==> flow/design.v <==
module ALU (result, read_data_1, read_data_2, shmat, opcode, functioncode);
	input [31:0] read_data_1;
	input [31:0] read_data_2;
	input [4:0] shmat;
	input [5:0] opcode;
	input [5:0] functioncode;
	output reg [31:0] result;
	always @(*)
		begin
		result = 32'b0;
		if(opcode==6'b001000)						 
			result=read_data_1+read_data_2;
		else if(opcode==6'b001001)					 
			result=read_data_1+read_data_2;
		else if(opcode==6'b001100)					 
			result=read_data_1&read_data_2;
		else if(opcode==6'b001101)					 
			result=read_data_1|read_data_2;
		else if(opcode==6'b001010)					 
			result=($signed(read_data_1)<$signed(read_data_2)) ? 32'b1 : 32'b0;
		else if(opcode==6'b001011)					 
			result=(read_data_1<read_data_2) ? 32'b1 : 32'b0;
		else if(opcode==6'b100100 |opcode==6'b100101 |opcode==6'b110000 | opcode==6'b100011  
		| opcode==6'b101000 | opcode==6'b111000 | opcode==6'b101001 | opcode==6'b101011)	 
			result=read_data_1+read_data_2;
		else if(opcode==6'b000000)					 
			begin
			if(functioncode==6'b100000)  
				result=read_data_1+read_data_2;
			else if(functioncode==6'b100001)  
				result=read_data_1+read_data_2;
			else if(functioncode==6'b100100)  
				result=read_data_1 & read_data_2;
			else if(functioncode==6'b100101)  
				result=read_data_1 | read_data_2;
			else if(functioncode==6'b100111)  
				result=~(read_data_1 | read_data_2);
			else if(functioncode==6'b000000)  
				result=read_data_2 << shmat;
			else if(functioncode==6'b101010)  
				result=($signed(read_data_1)<$signed(read_data_2)) ? 32'b1 : 32'b0;
			else if(functioncode==6'b101011)	 
				result=(read_data_1<read_data_2) ? 32'b1 : 32'b0;
			else if(functioncode==6'b000011)	 
				result= $signed(read_data_2) >>> shmat;
			else if(functioncode==6'b000010)  
				result= read_data_2 >> shmat;
			else if(functioncode==6'b100010)  
				result=read_data_1-read_data_2;
			else if(functioncode==6'b100011)  
				result= read_data_1-read_data_2;
			end
		end
endmodule
module mips_registers ( read_data_1, read_data_2, write_data, read_reg_1, read_reg_2, write_reg, signal_reg_write, clk );
	output [31:0] read_data_1, read_data_2;
	input [31:0] write_data;
	input [4:0] read_reg_1, read_reg_2, write_reg;
	input signal_reg_write, clk;
	reg [31:0] registers [31:1];
	always @(posedge clk)
		if (signal_reg_write && write_reg != 5'd0)
			registers[write_reg] <= write_data;
	assign read_data_1 = (read_reg_1 == 5'd0) ? 32'b0 : registers[read_reg_1];
	assign read_data_2 = (read_reg_2 == 5'd0) ? 32'b0 : registers[read_reg_2];
endmodule
module mips_core (
	input         clk,
	input         rst,
	output [31:0] imem_addr,
	input  [31:0] imem_rdata,
	output [31:0] dmem_addr,
	output [31:0] dmem_wdata,
	output [3:0]  dmem_wmask,
	output        dmem_we,
	input  [31:0] dmem_rdata,
	output        wb_en,
	output [4:0]  wb_reg,
	output [31:0] wb_data
);
reg [31:0] PC;
wire [31:0] instruction = imem_rdata;
wire [31:0] read_data_1;
wire [31:0] read_data_2;
wire [31:0] ALU_result;
reg [31:0] ALU_mux;
reg [4:0] REG_dst_mux;
reg [31:0] REG_write_mux;
reg [31:0] MEM_result;
reg write_reg_signal;
reg write_mem_signal;
reg [3:0] mem_mask;
reg [31:0] next_PC;
wire [5:0] opcode = instruction[31:26];
wire [4:0] rs = instruction[25:21];
wire [4:0] rt = instruction[20:16];
wire [4:0] rd = instruction[15:11];
wire [4:0] shmat = instruction[10:6];
wire [5:0] functioncode = instruction[5:0];
wire [15:0] imm = instruction[15:0];
wire [25:0] adress = instruction[25:0];
wire [31:0] PC_plus4 = PC + 32'd4;
wire [31:0] branchadress = {{14{imm[15]}}, imm, 2'b00};
wire [31:0] jumpadress = {PC[31:28], adress, 2'b00};
mips_registers regblock(read_data_1, read_data_2, REG_write_mux, rs, rt, REG_dst_mux, write_reg_signal, clk);
ALU ALUblock(ALU_result, read_data_1, ALU_mux, shmat, opcode, functioncode);
always @(*)
begin
	REG_dst_mux = rt;
	write_reg_signal = 1'b1;
	write_mem_signal = 1'b0;
	mem_mask = 4'b1111;
	ALU_mux = read_data_2;
	REG_write_mux = ALU_result;
	next_PC = PC_plus4;
	if (opcode==6'b100100)           
		MEM_result = {24'b0, dmem_rdata[7:0]};
	else if (opcode==6'b100101)      
		MEM_result = {16'b0, dmem_rdata[15:0]};
	else                             
		MEM_result = dmem_rdata;
	if (opcode==6'b000000)           
		begin
		REG_dst_mux = rd;
		if (functioncode==6'b001000)   
			begin
			write_reg_signal = 1'b0;
			next_PC = read_data_1;
			end
		end
	else                             
		begin
		if (opcode==6'b000011)         
			REG_dst_mux = 5'b11111;
		if (opcode==6'b101000 | opcode==6'b101001 | opcode==6'b111000 | opcode==6'b101011)  
			begin
			write_mem_signal = 1'b1;
			write_reg_signal = 1'b0;
			if (opcode==6'b101000)       
				mem_mask = 4'b0001;
			else if (opcode==6'b101001)  
				mem_mask = 4'b0011;
			end
		else if (opcode==6'b000100 | opcode==6'b000101 | opcode==6'b000010)  
			write_reg_signal = 1'b0;
		if (opcode!=6'b001100 && opcode!=6'b001101)
			ALU_mux = {{16{imm[15]}}, imm};
		else
			ALU_mux = {16'b0, imm};
		if (opcode==6'b000011)         
			REG_write_mux = PC + 32'd8;
		else if (opcode==6'b100011 | opcode==6'b100100 | opcode==6'b100101 | opcode==6'b110000)  
			REG_write_mux = MEM_result;
		else if (opcode==6'b001111)    
			REG_write_mux = {imm, 16'b0};
		if (opcode==6'b000100 && read_data_1==read_data_2)        
			next_PC = PC_plus4 + branchadress;
		else if (opcode==6'b000101 && read_data_1!=read_data_2)   
			next_PC = PC_plus4 + branchadress;
		else if (opcode==6'b000010 | opcode==6'b000011)          
			next_PC = jumpadress;
		end
end
always @(posedge clk)
	if (rst)
		PC <= 32'b0;
	else
		PC <= next_PC;
assign imem_addr  = PC;
assign dmem_addr  = ALU_result;
assign dmem_wdata = read_data_2;
assign dmem_wmask = mem_mask;
assign dmem_we    = write_mem_signal;
assign wb_en      = write_reg_signal && (REG_dst_mux != 5'd0);
assign wb_reg     = REG_dst_mux;
assign wb_data    = REG_write_mux;
endmodule
Ticket comment

=== From RTL to reports: mips_core ===
Each step is given for the RTL above and for the edited RTL.
"before" refers to lines of the RTL above, "after" to lines of the edited file.
"change": "after" minus "before" as printed here.
A cell with - has no value.

* Top: mips_core
* Clock: clk
* Library: sky130hd
* Library corner: tt_025C_1v80

=== Edit of the RTL ===
Unified diff, file above to edited file.
A script made this edit. It changes what the design does and was not meant as an optimisation.

<pre>
@@ -154,5 +154,5 @@
 		else if (opcode==6'b001111)    
 			REG_write_mux = {imm, 16'b0};
-		if (opcode==6'b000100 && read_data_1==read_data_2)        
+		if (opcode==6'b000100 && read_data_1<read_data_2)        
 			next_PC = PC_plus4 + branchadress;
 		else if (opcode==6'b000101 && read_data_1!=read_data_2)   
</pre>

=== Elaborated design ===
Yosys after proc, flatten, opt, wreduce and memory -nomap, before mapping. Memory bits, and registers merged into a memory's read port (data or address), are not among the register bits. Print and check cells are not counted.
Memory sizes are those after Yosys's memory passes, which may raise the word count (mostly to a power of two), join words into wider ones and drop unused or constant bits.

{| class="wikitable"
|+ Word-level totals
! what !! before !! after !! change
|-
| register bits after elaboration || 32 || 32 || 0
|-
| latch bits || 0 || 0 || 0
|-
| memory bits (writable) || 992 || 992 || 0
|-
| ROM bits || 0 || 0 || 0
|-
| clocked read ports x word width || 0 || 0 || 0
|-
| memories kept || 1 || 1 || 0
|-
| input port bits || 66 || 66 || 0
|-
| output and inout bits || 139 || 139 || 0
|-
| word-level cells || 129 || 129 || 0
|}

{| class="wikitable"
|+ Memory list
! what !! before !! after
|-
| words x width with read and write ports || regblock.registers 31 x 32 bit 2R1W || regblock.registers 31 x 32 bit 2R1W
|}

{| class="wikitable"
|+ Operators by class
! what !! before !! after !! change
|-
| add/sub/neg operators || 5 || 5 || 0
|-
| $mul || 0 || 0 || 0
|-
| divide/modulo/power cells || 0 || 0 || 0
|-
| magnitude comparators || 2 || 3 || +1
|-
| equality and inequality tests || 36 || 35 || -1
|-
| shifts and indexed selects || 3 || 3 || 0
|-
| mux-type cells || 52 || 52 || 0
|-
| bitwise gates (word level) || 19 || 19 || 0
|-
| reductions and logical operators || 9 || 9 || 0
|}

{| class="wikitable"
|+ Operators by type and width
! operator !! before !! after !! change
|-
| 32-bit less-than comparator || 2 || 3 || +1
|-
| 32-bit equality test || 1 || 0 || -1
|}

Operator kinds equal on both sides are left out: 26.

=== Longest topological paths ===
Depth = most cells in a row (Yosys ltp): at word level without a register or memory, in the mapped netlist without a sequential cell, where the memories' decode and read muxes count.

{| class="wikitable"
|+ Logic depth
! what !! before !! after !! change
|-
| depth in word-level cells || 30 || 30 || 0
|-
| ABC_AREA || 0 || 0 || -
|-
| mapped depth || 28 || 27 || -1
|-
| gate-level depth less buffers || 21 || 22 || +1
|}

=== After synthesis ===
The flow's flattened synthesis, as Yosys stat reports it; memories are mapped. The netlist is that of the ABC_AREA named above (0 if unset); the other value can give another one.

{| class="wikitable"
|+ Synthesis totals
! what !! before !! after !! change
|-
| cells in the netlist || 5338 || 5428 || +90
|-
| synthesis area (um^2) || 63483.4 || 63586.0 || +102.6
|-
| sequential part of the area (um^2) || 30429.2 || 30429.2 || 0.0
|-
| flip-flops || 1024 || 1024 || 0
|-
| buffer cells || 412 || 408 || -4
|}

{| class="wikitable"
|+ Cells by type
! cell type !! before !! after !! change
|-
| sky130_fd_sc_hd__a21oi_1 || 299 || 384 || +85
|-
| sky130_fd_sc_hd__mux2i_1 || 411 || 471 || +60
|-
| sky130_fd_sc_hd__o21ai_0 || 242 || 298 || +56
|-
| sky130_fd_sc_hd__o221ai_1 || 67 || 113 || +46
|-
| sky130_fd_sc_hd__nand2_1 || 320 || 281 || -39
|-
| sky130_fd_sc_hd__buf_2 || 67 || 31 || -36
|-
| sky130_fd_sc_hd__clkbuf_1 || 229 || 263 || +34
|-
| sky130_fd_sc_hd__mux4_2 || 287 || 255 || -32
|-
| sky130_fd_sc_hd__ha_1 || 127 || 159 || +32
|-
| sky130_fd_sc_hd__buf_4 || 58 || 26 || -32
|-
| sky130_fd_sc_hd__a211o_1 || 44 || 13 || -31
|-
| sky130_fd_sc_hd__nor3b_1 || 3 || 34 || +31
|-
| sky130_fd_sc_hd__buf_1 || 33 || 62 || +29
|-
| sky130_fd_sc_hd__mux2_2 || 75 || 49 || -26
|-
| sky130_fd_sc_hd__nand3_1 || 78 || 54 || -24
|-
| sky130_fd_sc_hd__nor2_1 || 421 || 398 || -23
|-
| sky130_fd_sc_hd__a2111oi_0 || 37 || 14 || -23
|-
| sky130_fd_sc_hd__o211ai_1 || 53 || 70 || +17
|}

Cell types equal on both sides are left out: 24.
The list need not be complete.
The figures by module come from a second, unflattened synthesis with its own total; it is not the netlist above.

{| class="wikitable"
|+ Unflattened totals
! what !! before !! after !! change
|-
| cells (unflattened synthesis) || 5089 || 5023 || -66
|-
| area total of the unflattened synthesis (um^2) || 62774.0 || 63410.8 || +636.8
|}

Rows give one instance, submodules left out.

{| class="wikitable"
|+ Modules, before
! module !! instances !! cells !! area (um^2) !! seq. area (um^2)
|-
| mips_registers || 1 || 2601 || 46500.8 || 29788.6
|-
| ALU || 1 || 1541 || 9872.0 || 0.0
|-
| mips_core || 1 || 947 || 6401.1 || 640.6
|}

{| class="wikitable"
|+ Modules, after
! module !! instances !! cells !! area (um^2) !! seq. area (um^2)
|-
| mips_registers || 1 || 2601 || 46500.8 || 29788.6
|-
| ALU || 1 || 1468 || 10269.8 || 0.0
|-
| mips_core || 1 || 954 || 6640.1 || 640.6
|}

=== Path before layout ===
Source: OpenSTA report_checks on the synthesized netlist (no wires, ideal clock, input and output delay 20% of the period each), path of least setup slack; recovery checks are left aside. Register names are those of the netlist, which keeps one name where synthesis merged equal registers.

{| class="wikitable"
|+ Timing path after synthesis
! what !! before !! after !! change
|-
| path type || input to output || input to output || -
|-
| start || input imem_rdata[30] || input imem_rdata[21] || -
|-
| end || output wb_data[31] || output wb_data[29] || -
|-
| period (ns) || 12.0 || 12.0 || 0.0
|-
| external input delay (ns) || 2.400 || 2.400 || 0.000
|-
| external output delay (ns) || 2.400 || 2.400 || 0.000
|-
| time at the first pin (ns) || 2.400 || 2.400 || 0.000
|-
| data arrival time (ns) || 8.938 || 9.284 || +0.346
|-
| required time (ns) || 9.600 || 9.600 || 0.000
|-
| slack (ns) || 0.662 || 0.316 || -0.346
|-
| delay of the path (ns) || 6.538 || 6.884 || +0.346
|-
| stages || 22 || 22 || 0
|-
| path buffers || 8 || 4 || -4
|-
| synthesis period reached (ns) || 11.338 || 11.684 || +0.346
|}

"delay of the path" = arrival - input delay + setup time.
A path that ends at an output port has no setup time.
"stages" counts driving pins, that of a launching flip-flop among them; a cell with two outputs on the path counts twice.
"synthesis period reached" is the clock period less the worst setup slack; recovery checks do not enter. This is arithmetic on one report: input and output delays are still those of the set period (20% each).
Between the ends stands the longest chain of elaborated cells between them, by number of cells; it is not shown to be the way that was timed. Of several equally long chains one is given.
Each line given opens the expression or statement behind the cell; cells for indexed reads and writes are added by Yosys, which also makes memories of some case tables.
The chain passes a memory read, where the word-level depth is cut; so it can be longer than that depth.

On the way, after synthesis, before:
* Cells stage by stage: sky130_fd_sc_hd__clkbuf_1 sky130_fd_sc_hd__nor3_1 sky130_fd_sc_hd__nand2_1 sky130_fd_sc_hd__clkbuf_1 sky130_fd_sc_hd__clkbuf_1 sky130_fd_sc_hd__clkbuf_1 sky130_fd_sc_hd__buf_1 sky130_fd_sc_hd__clkbuf_1 sky130_fd_sc_hd__buf_1 sky130_fd_sc_hd__a21oi_1 sky130_fd_sc_hd__ha_1 sky130_fd_sc_hd__clkbuf_1 sky130_fd_sc_hd__o21bai_1 sky130_fd_sc_hd__a21o_1 sky130_fd_sc_hd__a211oi_1 sky130_fd_sc_hd__a211oi_1 sky130_fd_sc_hd__o21ai_0 sky130_fd_sc_hd__a2111oi_0 sky130_fd_sc_hd__or4_1 sky130_fd_sc_hd__a21oi_1 sky130_fd_sc_hd__nor3_1 sky130_fd_sc_hd__o21ai_0
* Length of the longest elaborated chain: 29
* Elaborated cells on any way between the ends: 66
* Classes of those cells: 2 x add/sub; 18 x eq/ne; 3 x shift; 28 x mux; 13 x logic; 2 x reduce/logical

{| class="wikitable"
|+ Ends and longest elaborated chain, after synthesis, before
! what !! RTL line !! source
|-
| start: declaration || 71 || <nowiki>input [31:0] imem_rdata,</nowiki>
|-
| 6-bit by 4-bit != test with 1-bit output || 146 || <nowiki>if (opcode!=6'b001100 && opcode!=6'b001101)</nowiki>
|-
| 1-bit logical AND || 146 ||
|-
| 32-bit two-way mux || 146 ||
|-
| 32-bit two-way mux || 122 || <nowiki>if (opcode==6'b000000)</nowiki>
|-
| 32-bit subtractor || 51 || <nowiki>result= read_data_1-read_data_2;</nowiki>
|-
| 32-bit two-way mux || 50 || <nowiki>else if(functioncode==6'b100011)</nowiki>
|-
| 32-bit two-way mux || 48 || <nowiki>else if(functioncode==6'b100010)</nowiki>
|-
| [... 15 more ...] || - ||
|-
| 32-bit two-way mux || 15 || <nowiki>else if(opcode==6'b001100)</nowiki>
|-
| 32-bit two-way mux || 13 || <nowiki>else if(opcode==6'b001001)</nowiki>
|-
| 32-bit two-way mux || 11 || <nowiki>if(opcode==6'b001000)</nowiki>
|-
| 32-bit two-way mux || 154 || <nowiki>else if (opcode==6'b001111)</nowiki>
|-
| 32-bit two-way mux || 152 || <nowiki>else if (opcode==6'b100011 | opcode==6'b100100 | opcode==6'b100101 | opcode==6'b110000)</nowiki>
|-
| 32-bit two-way mux || 150 || <nowiki>if (opcode==6'b000011)</nowiki>
|-
| 32-bit two-way mux || 122 ||
|-
| end: declaration || 79 || <nowiki>output [31:0] wb_data</nowiki>
|}

On the way, after synthesis, after:
* Cells stage by stage: sky130_fd_sc_hd__clkbuf_1 sky130_fd_sc_hd__clkbuf_1 sky130_fd_sc_hd__buf_1 sky130_fd_sc_hd__clkbuf_1 sky130_fd_sc_hd__mux2i_1 sky130_fd_sc_hd__o221ai_1 sky130_fd_sc_hd__a21oi_1 sky130_fd_sc_hd__nor3b_1 sky130_fd_sc_hd__o21ai_0 sky130_fd_sc_hd__inv_1 sky130_fd_sc_hd__ha_1 sky130_fd_sc_hd__o311a_1 sky130_fd_sc_hd__nor4_1 sky130_fd_sc_hd__o41a_1 sky130_fd_sc_hd__o21ai_1 sky130_fd_sc_hd__a311o_1 sky130_fd_sc_hd__a2111oi_0 sky130_fd_sc_hd__nor2_1 sky130_fd_sc_hd__xnor2_1 sky130_fd_sc_hd__nand2_1 sky130_fd_sc_hd__a311oi_1 sky130_fd_sc_hd__a2bb2oi_1
* Length of the longest elaborated chain: 27
* Elaborated cells on any way between the ends: 32
* Classes of those cells: 2 x add/sub; 25 x mux; 3 x logic; 1 x reduce/logical; 1 x memory

{| class="wikitable"
|+ Ends and longest elaborated chain, after synthesis, after
! what !! RTL line !! source
|-
| start: declaration || 71 || <nowiki>input [31:0] imem_rdata,</nowiki>
|-
| memory read 31 x 32 bit || 60 || <nowiki>reg [31:0] registers [31:1];</nowiki>
|-
| 32-bit two-way mux || 64 || <nowiki>assign read_data_1 = (read_reg_1 == 5'd0) ? 32'b0 : registers[read_reg_1];</nowiki>
|-
| 32-bit subtractor || 51 || <nowiki>result= read_data_1-read_data_2;</nowiki>
|-
| 32-bit two-way mux || 50 || <nowiki>else if(functioncode==6'b100011)</nowiki>
|-
| 32-bit two-way mux || 48 || <nowiki>else if(functioncode==6'b100010)</nowiki>
|-
| 32-bit two-way mux || 46 || <nowiki>else if(functioncode==6'b000010)</nowiki>
|-
| 32-bit two-way mux || 44 || <nowiki>else if(functioncode==6'b000011)</nowiki>
|-
| [... 13 more ...] || - ||
|-
| 32-bit two-way mux || 15 || <nowiki>else if(opcode==6'b001100)</nowiki>
|-
| 32-bit two-way mux || 13 || <nowiki>else if(opcode==6'b001001)</nowiki>
|-
| 32-bit two-way mux || 11 || <nowiki>if(opcode==6'b001000)</nowiki>
|-
| 32-bit two-way mux || 154 || <nowiki>else if (opcode==6'b001111)</nowiki>
|-
| 32-bit two-way mux || 152 || <nowiki>else if (opcode==6'b100011 | opcode==6'b100100 | opcode==6'b100101 | opcode==6'b110000)</nowiki>
|-
| 32-bit two-way mux || 150 || <nowiki>if (opcode==6'b000011)</nowiki>
|-
| 32-bit two-way mux || 122 || <nowiki>if (opcode==6'b000000)</nowiki>
|-
| end: declaration || 79 || <nowiki>output [31:0] wb_data</nowiki>
|}

Nets of the timed path that keep an RTL name, with a line that drives or declares them; the list need not be complete.

{| class="wikitable"
|+ Nets with RTL names, path after synthesis, after
! signal !! RTL line
|-
| dmem_addr[29] || 11
|}

=== Timing after layout ===
From the final timing report of each run of pair 1: the path of least setup slack in the routed layout; clock arrival at registers is part of the times.

{| class="wikitable"
|+ Timing path post-layout
! what !! before !! after !! change
|-
| path type || input to output || input to output || -
|-
| start || input imem_rdata[19] || input imem_rdata[19] || -
|-
| end || output wb_data[0] || output wb_data[29] || -
|-
| period (ns) || 12.0 || 12.0 || 0.0
|-
| external input delay (ns) || 2.40 || 2.40 || 0.00
|-
| external output delay (ns) || 2.40 || 2.40 || 0.00
|-
| time at the first pin (ns) || 2.40 || 2.40 || 0.00
|-
| data arrival time (ns) || 9.28 || 9.43 || +0.15
|-
| required time (ns) || 9.60 || 9.60 || 0.00
|-
| slack (ns) || 0.32 || 0.17 || -0.15
|-
| stages || 24 || 29 || +5
|-
| path buffers || 6 || 11 || +5
|}

Between the ends stands the longest chain of elaborated cells between them, by number of cells; it is not shown to be the way that was timed. Of several equally long chains one is given.
The chain passes a memory read, where the word-level depth is cut; so it can be longer than that depth.

On the way, post-layout, before:
* Cells stage by stage: sky130_fd_sc_hd__clkbuf_4 sky130_fd_sc_hd__buf_4 sky130_fd_sc_hd__nor3b_2 sky130_fd_sc_hd__buf_4 sky130_fd_sc_hd__a221o_1 sky130_fd_sc_hd__a211oi_1 sky130_fd_sc_hd__a211oi_2 sky130_fd_sc_hd__a21boi_1 sky130_fd_sc_hd__ha_1 sky130_fd_sc_hd__clkinv_1 sky130_fd_sc_hd__a21oi_1 sky130_fd_sc_hd__a31oi_1 sky130_fd_sc_hd__o21a_1 sky130_fd_sc_hd__a211oi_1 sky130_fd_sc_hd__buf_4 sky130_fd_sc_hd__o211ai_1 sky130_fd_sc_hd__nand3_1 sky130_fd_sc_hd__a21o_1 sky130_fd_sc_hd__a21oi_1 sky130_fd_sc_hd__a2111oi_0 sky130_fd_sc_hd__o31a_1 sky130_fd_sc_hd__a21o_1 sky130_fd_sc_hd__buf_12 sky130_fd_sc_hd__clkdlybuf4s50_1
* Length of the longest elaborated chain: 28
* Elaborated cells on any way between the ends: 40
* Classes of those cells: 2 x add/sub; 2 x compare; 3 x shift; 28 x mux; 3 x logic; 1 x reduce/logical; 1 x memory

{| class="wikitable"
|+ Ends and longest elaborated chain, post-layout, before
! what !! RTL line !! source
|-
| start: declaration || 71 || <nowiki>input [31:0] imem_rdata,</nowiki>
|-
| memory read 31 x 32 bit || 60 || <nowiki>reg [31:0] registers [31:1];</nowiki>
|-
| 32-bit two-way mux || 65 || <nowiki>assign read_data_2 = (read_reg_2 == 5'd0) ? 32'b0 : registers[read_reg_2];</nowiki>
|-
| 32-bit two-way mux || 122 || <nowiki>if (opcode==6'b000000)</nowiki>
|-
| 32-bit subtractor || 51 || <nowiki>result= read_data_1-read_data_2;</nowiki>
|-
| 32-bit two-way mux || 50 || <nowiki>else if(functioncode==6'b100011)</nowiki>
|-
| 32-bit two-way mux || 48 || <nowiki>else if(functioncode==6'b100010)</nowiki>
|-
| 32-bit two-way mux || 46 || <nowiki>else if(functioncode==6'b000010)</nowiki>
|-
| [... 14 more ...] || - ||
|-
| 32-bit two-way mux || 15 || <nowiki>else if(opcode==6'b001100)</nowiki>
|-
| 32-bit two-way mux || 13 || <nowiki>else if(opcode==6'b001001)</nowiki>
|-
| 32-bit two-way mux || 11 || <nowiki>if(opcode==6'b001000)</nowiki>
|-
| 32-bit two-way mux || 154 || <nowiki>else if (opcode==6'b001111)</nowiki>
|-
| 32-bit two-way mux || 152 || <nowiki>else if (opcode==6'b100011 | opcode==6'b100100 | opcode==6'b100101 | opcode==6'b110000)</nowiki>
|-
| 32-bit two-way mux || 150 || <nowiki>if (opcode==6'b000011)</nowiki>
|-
| 32-bit two-way mux || 122 ||
|-
| end: declaration || 79 || <nowiki>output [31:0] wb_data</nowiki>
|}

On the way, post-layout, after:
* Cells stage by stage: sky130_fd_sc_hd__clkdlybuf4s50_1 sky130_fd_sc_hd__buf_12 sky130_fd_sc_hd__nand3b_1 sky130_fd_sc_hd__buf_12 sky130_fd_sc_hd__buf_4 sky130_fd_sc_hd__o22ai_1 sky130_fd_sc_hd__a211oi_1 sky130_fd_sc_hd__nand3_1 sky130_fd_sc_hd__nand2_1 sky130_fd_sc_hd__ha_1 sky130_fd_sc_hd__nor2_1 sky130_fd_sc_hd__o311a_1 sky130_fd_sc_hd__nor4_1 sky130_fd_sc_hd__buf_4 sky130_fd_sc_hd__o41a_1 sky130_fd_sc_hd__buf_4 sky130_fd_sc_hd__o21ai_1 sky130_fd_sc_hd__a311o_1 sky130_fd_sc_hd__a2111oi_2 sky130_fd_sc_hd__buf_4 sky130_fd_sc_hd__nor2_1 sky130_fd_sc_hd__xnor2_1 sky130_fd_sc_hd__nand2_1 sky130_fd_sc_hd__a311oi_4 sky130_fd_sc_hd__buf_4 sky130_fd_sc_hd__buf_4 sky130_fd_sc_hd__a2bb2oi_2 sky130_fd_sc_hd__buf_4 sky130_fd_sc_hd__clkdlybuf4s50_1
* Length of the longest elaborated chain: 28
* Elaborated cells on any way between the ends: 36
* Classes of those cells: 2 x add/sub; 3 x shift; 26 x mux; 3 x logic; 1 x reduce/logical; 1 x memory

{| class="wikitable"
|+ Ends and longest elaborated chain, post-layout, after
! what !! RTL line !! source
|-
| start: declaration || 71 || <nowiki>input [31:0] imem_rdata,</nowiki>
|-
| memory read 31 x 32 bit || 60 || <nowiki>reg [31:0] registers [31:1];</nowiki>
|-
| 32-bit two-way mux || 65 || <nowiki>assign read_data_2 = (read_reg_2 == 5'd0) ? 32'b0 : registers[read_reg_2];</nowiki>
|-
| 32-bit two-way mux || 122 || <nowiki>if (opcode==6'b000000)</nowiki>
|-
| 32-bit subtractor || 51 || <nowiki>result= read_data_1-read_data_2;</nowiki>
|-
| 32-bit two-way mux || 50 || <nowiki>else if(functioncode==6'b100011)</nowiki>
|-
| 32-bit two-way mux || 48 || <nowiki>else if(functioncode==6'b100010)</nowiki>
|-
| 32-bit two-way mux || 46 || <nowiki>else if(functioncode==6'b000010)</nowiki>
|-
| [... 14 more ...] || - ||
|-
| 32-bit two-way mux || 15 || <nowiki>else if(opcode==6'b001100)</nowiki>
|-
| 32-bit two-way mux || 13 || <nowiki>else if(opcode==6'b001001)</nowiki>
|-
| 32-bit two-way mux || 11 || <nowiki>if(opcode==6'b001000)</nowiki>
|-
| 32-bit two-way mux || 154 || <nowiki>else if (opcode==6'b001111)</nowiki>
|-
| 32-bit two-way mux || 152 || <nowiki>else if (opcode==6'b100011 | opcode==6'b100100 | opcode==6'b100101 | opcode==6'b110000)</nowiki>
|-
| 32-bit two-way mux || 150 || <nowiki>if (opcode==6'b000011)</nowiki>
|-
| 32-bit two-way mux || 122 ||
|-
| end: declaration || 79 || <nowiki>output [31:0] wb_data</nowiki>
|}

=== Flow runs ===
Both versions went through the flow (Yosys, OpenROAD) with the same settings in each pair. Constraints: input delay and output delay 20% of the set period each, output load 0.01 pF.

Settings, pair 1:
* CORE_UTILIZATION: 40
* PLACE_DENSITY: 0.6
* SETUP_SLACK_MARGIN: 0.2
* period_ns: 12.0
* CAP_MARGIN: 20
* CORE_MARGIN: 2
* SLEW_MARGIN: 20

{| class="wikitable"
|+ Results, pair 1
! what !! before !! after !! change
|-
| Yosys chip area after synthesis (um^2) || 63483.4 || 63586.0 || +102.6
|-
| die footprint (um^2) || 161910.0 || 162171.0 || +261.0
|-
| standard-cell area after routing (um^2) || 74607.8 || 74993.2 || +385.4
|-
| utilization in the final report (%) || 47.2 || 47.4 || +0.2
|-
| setup slack of the worst path (ns) || 0.318 || 0.174 || -0.144
|-
| setup TNS (ns) || 0.000 || 0.000 || 0.000
|-
| final worst hold slack (ns) || 0.557 || 0.604 || +0.047
|-
| total power after layout (mW) || 9.455 || 9.507 || +0.052
|-
| period achieved (ns) || 11.682 || 11.826 || +0.144
|}

Settings, pair 2:
* ABC_AREA: 0
* CELL_PAD_IN_SITES_DETAIL_PLACEMENT: 0
* CORE_MARGIN: 9
* CORE_UTILIZATION: 35
* GPL_TIMING_DRIVEN: 0
* HOLD_SLACK_MARGIN: 0.08
* MAX_ROUTING_LAYER: met4
* PLACE_DENSITY: 0.51
* period_ns: 20.7
* CAP_MARGIN: 20
* SLEW_MARGIN: 20

{| class="wikitable"
|+ Results, pair 2
! what !! before !! after !! change
|-
| Yosys chip area after synthesis (um^2) || 63483.4 || 63586.0 || +102.6
|-
| die footprint (um^2) || 197038.0 || 197340.0 || +302.0
|-
| standard-cell area after routing (um^2) || 76160.5 || 75795.2 || -365.3
|-
| utilization in the final report (%) || 42.5 || 41.9 || -0.6
|-
| setup slack of the worst path (ns) || 1.349 || -0.307 || -1.656
|-
| setup TNS (ns) || 0.000 || -0.675 || -0.675
|-
| final worst hold slack (ns) || 0.565 || 0.546 || -0.019
|-
| total power after layout (mW) || 5.826 || 5.796 || -0.030
|-
| period achieved (ns) || 19.351 || 21.007 || +1.656
|}

By "period achieved" is meant the clock period of the run minus its worst setup slack. This is arithmetic on one report: input and output delays are still those of the set period (20% each).
"total power after layout": no workload was simulated; the value follows from the tool's default switching activity.
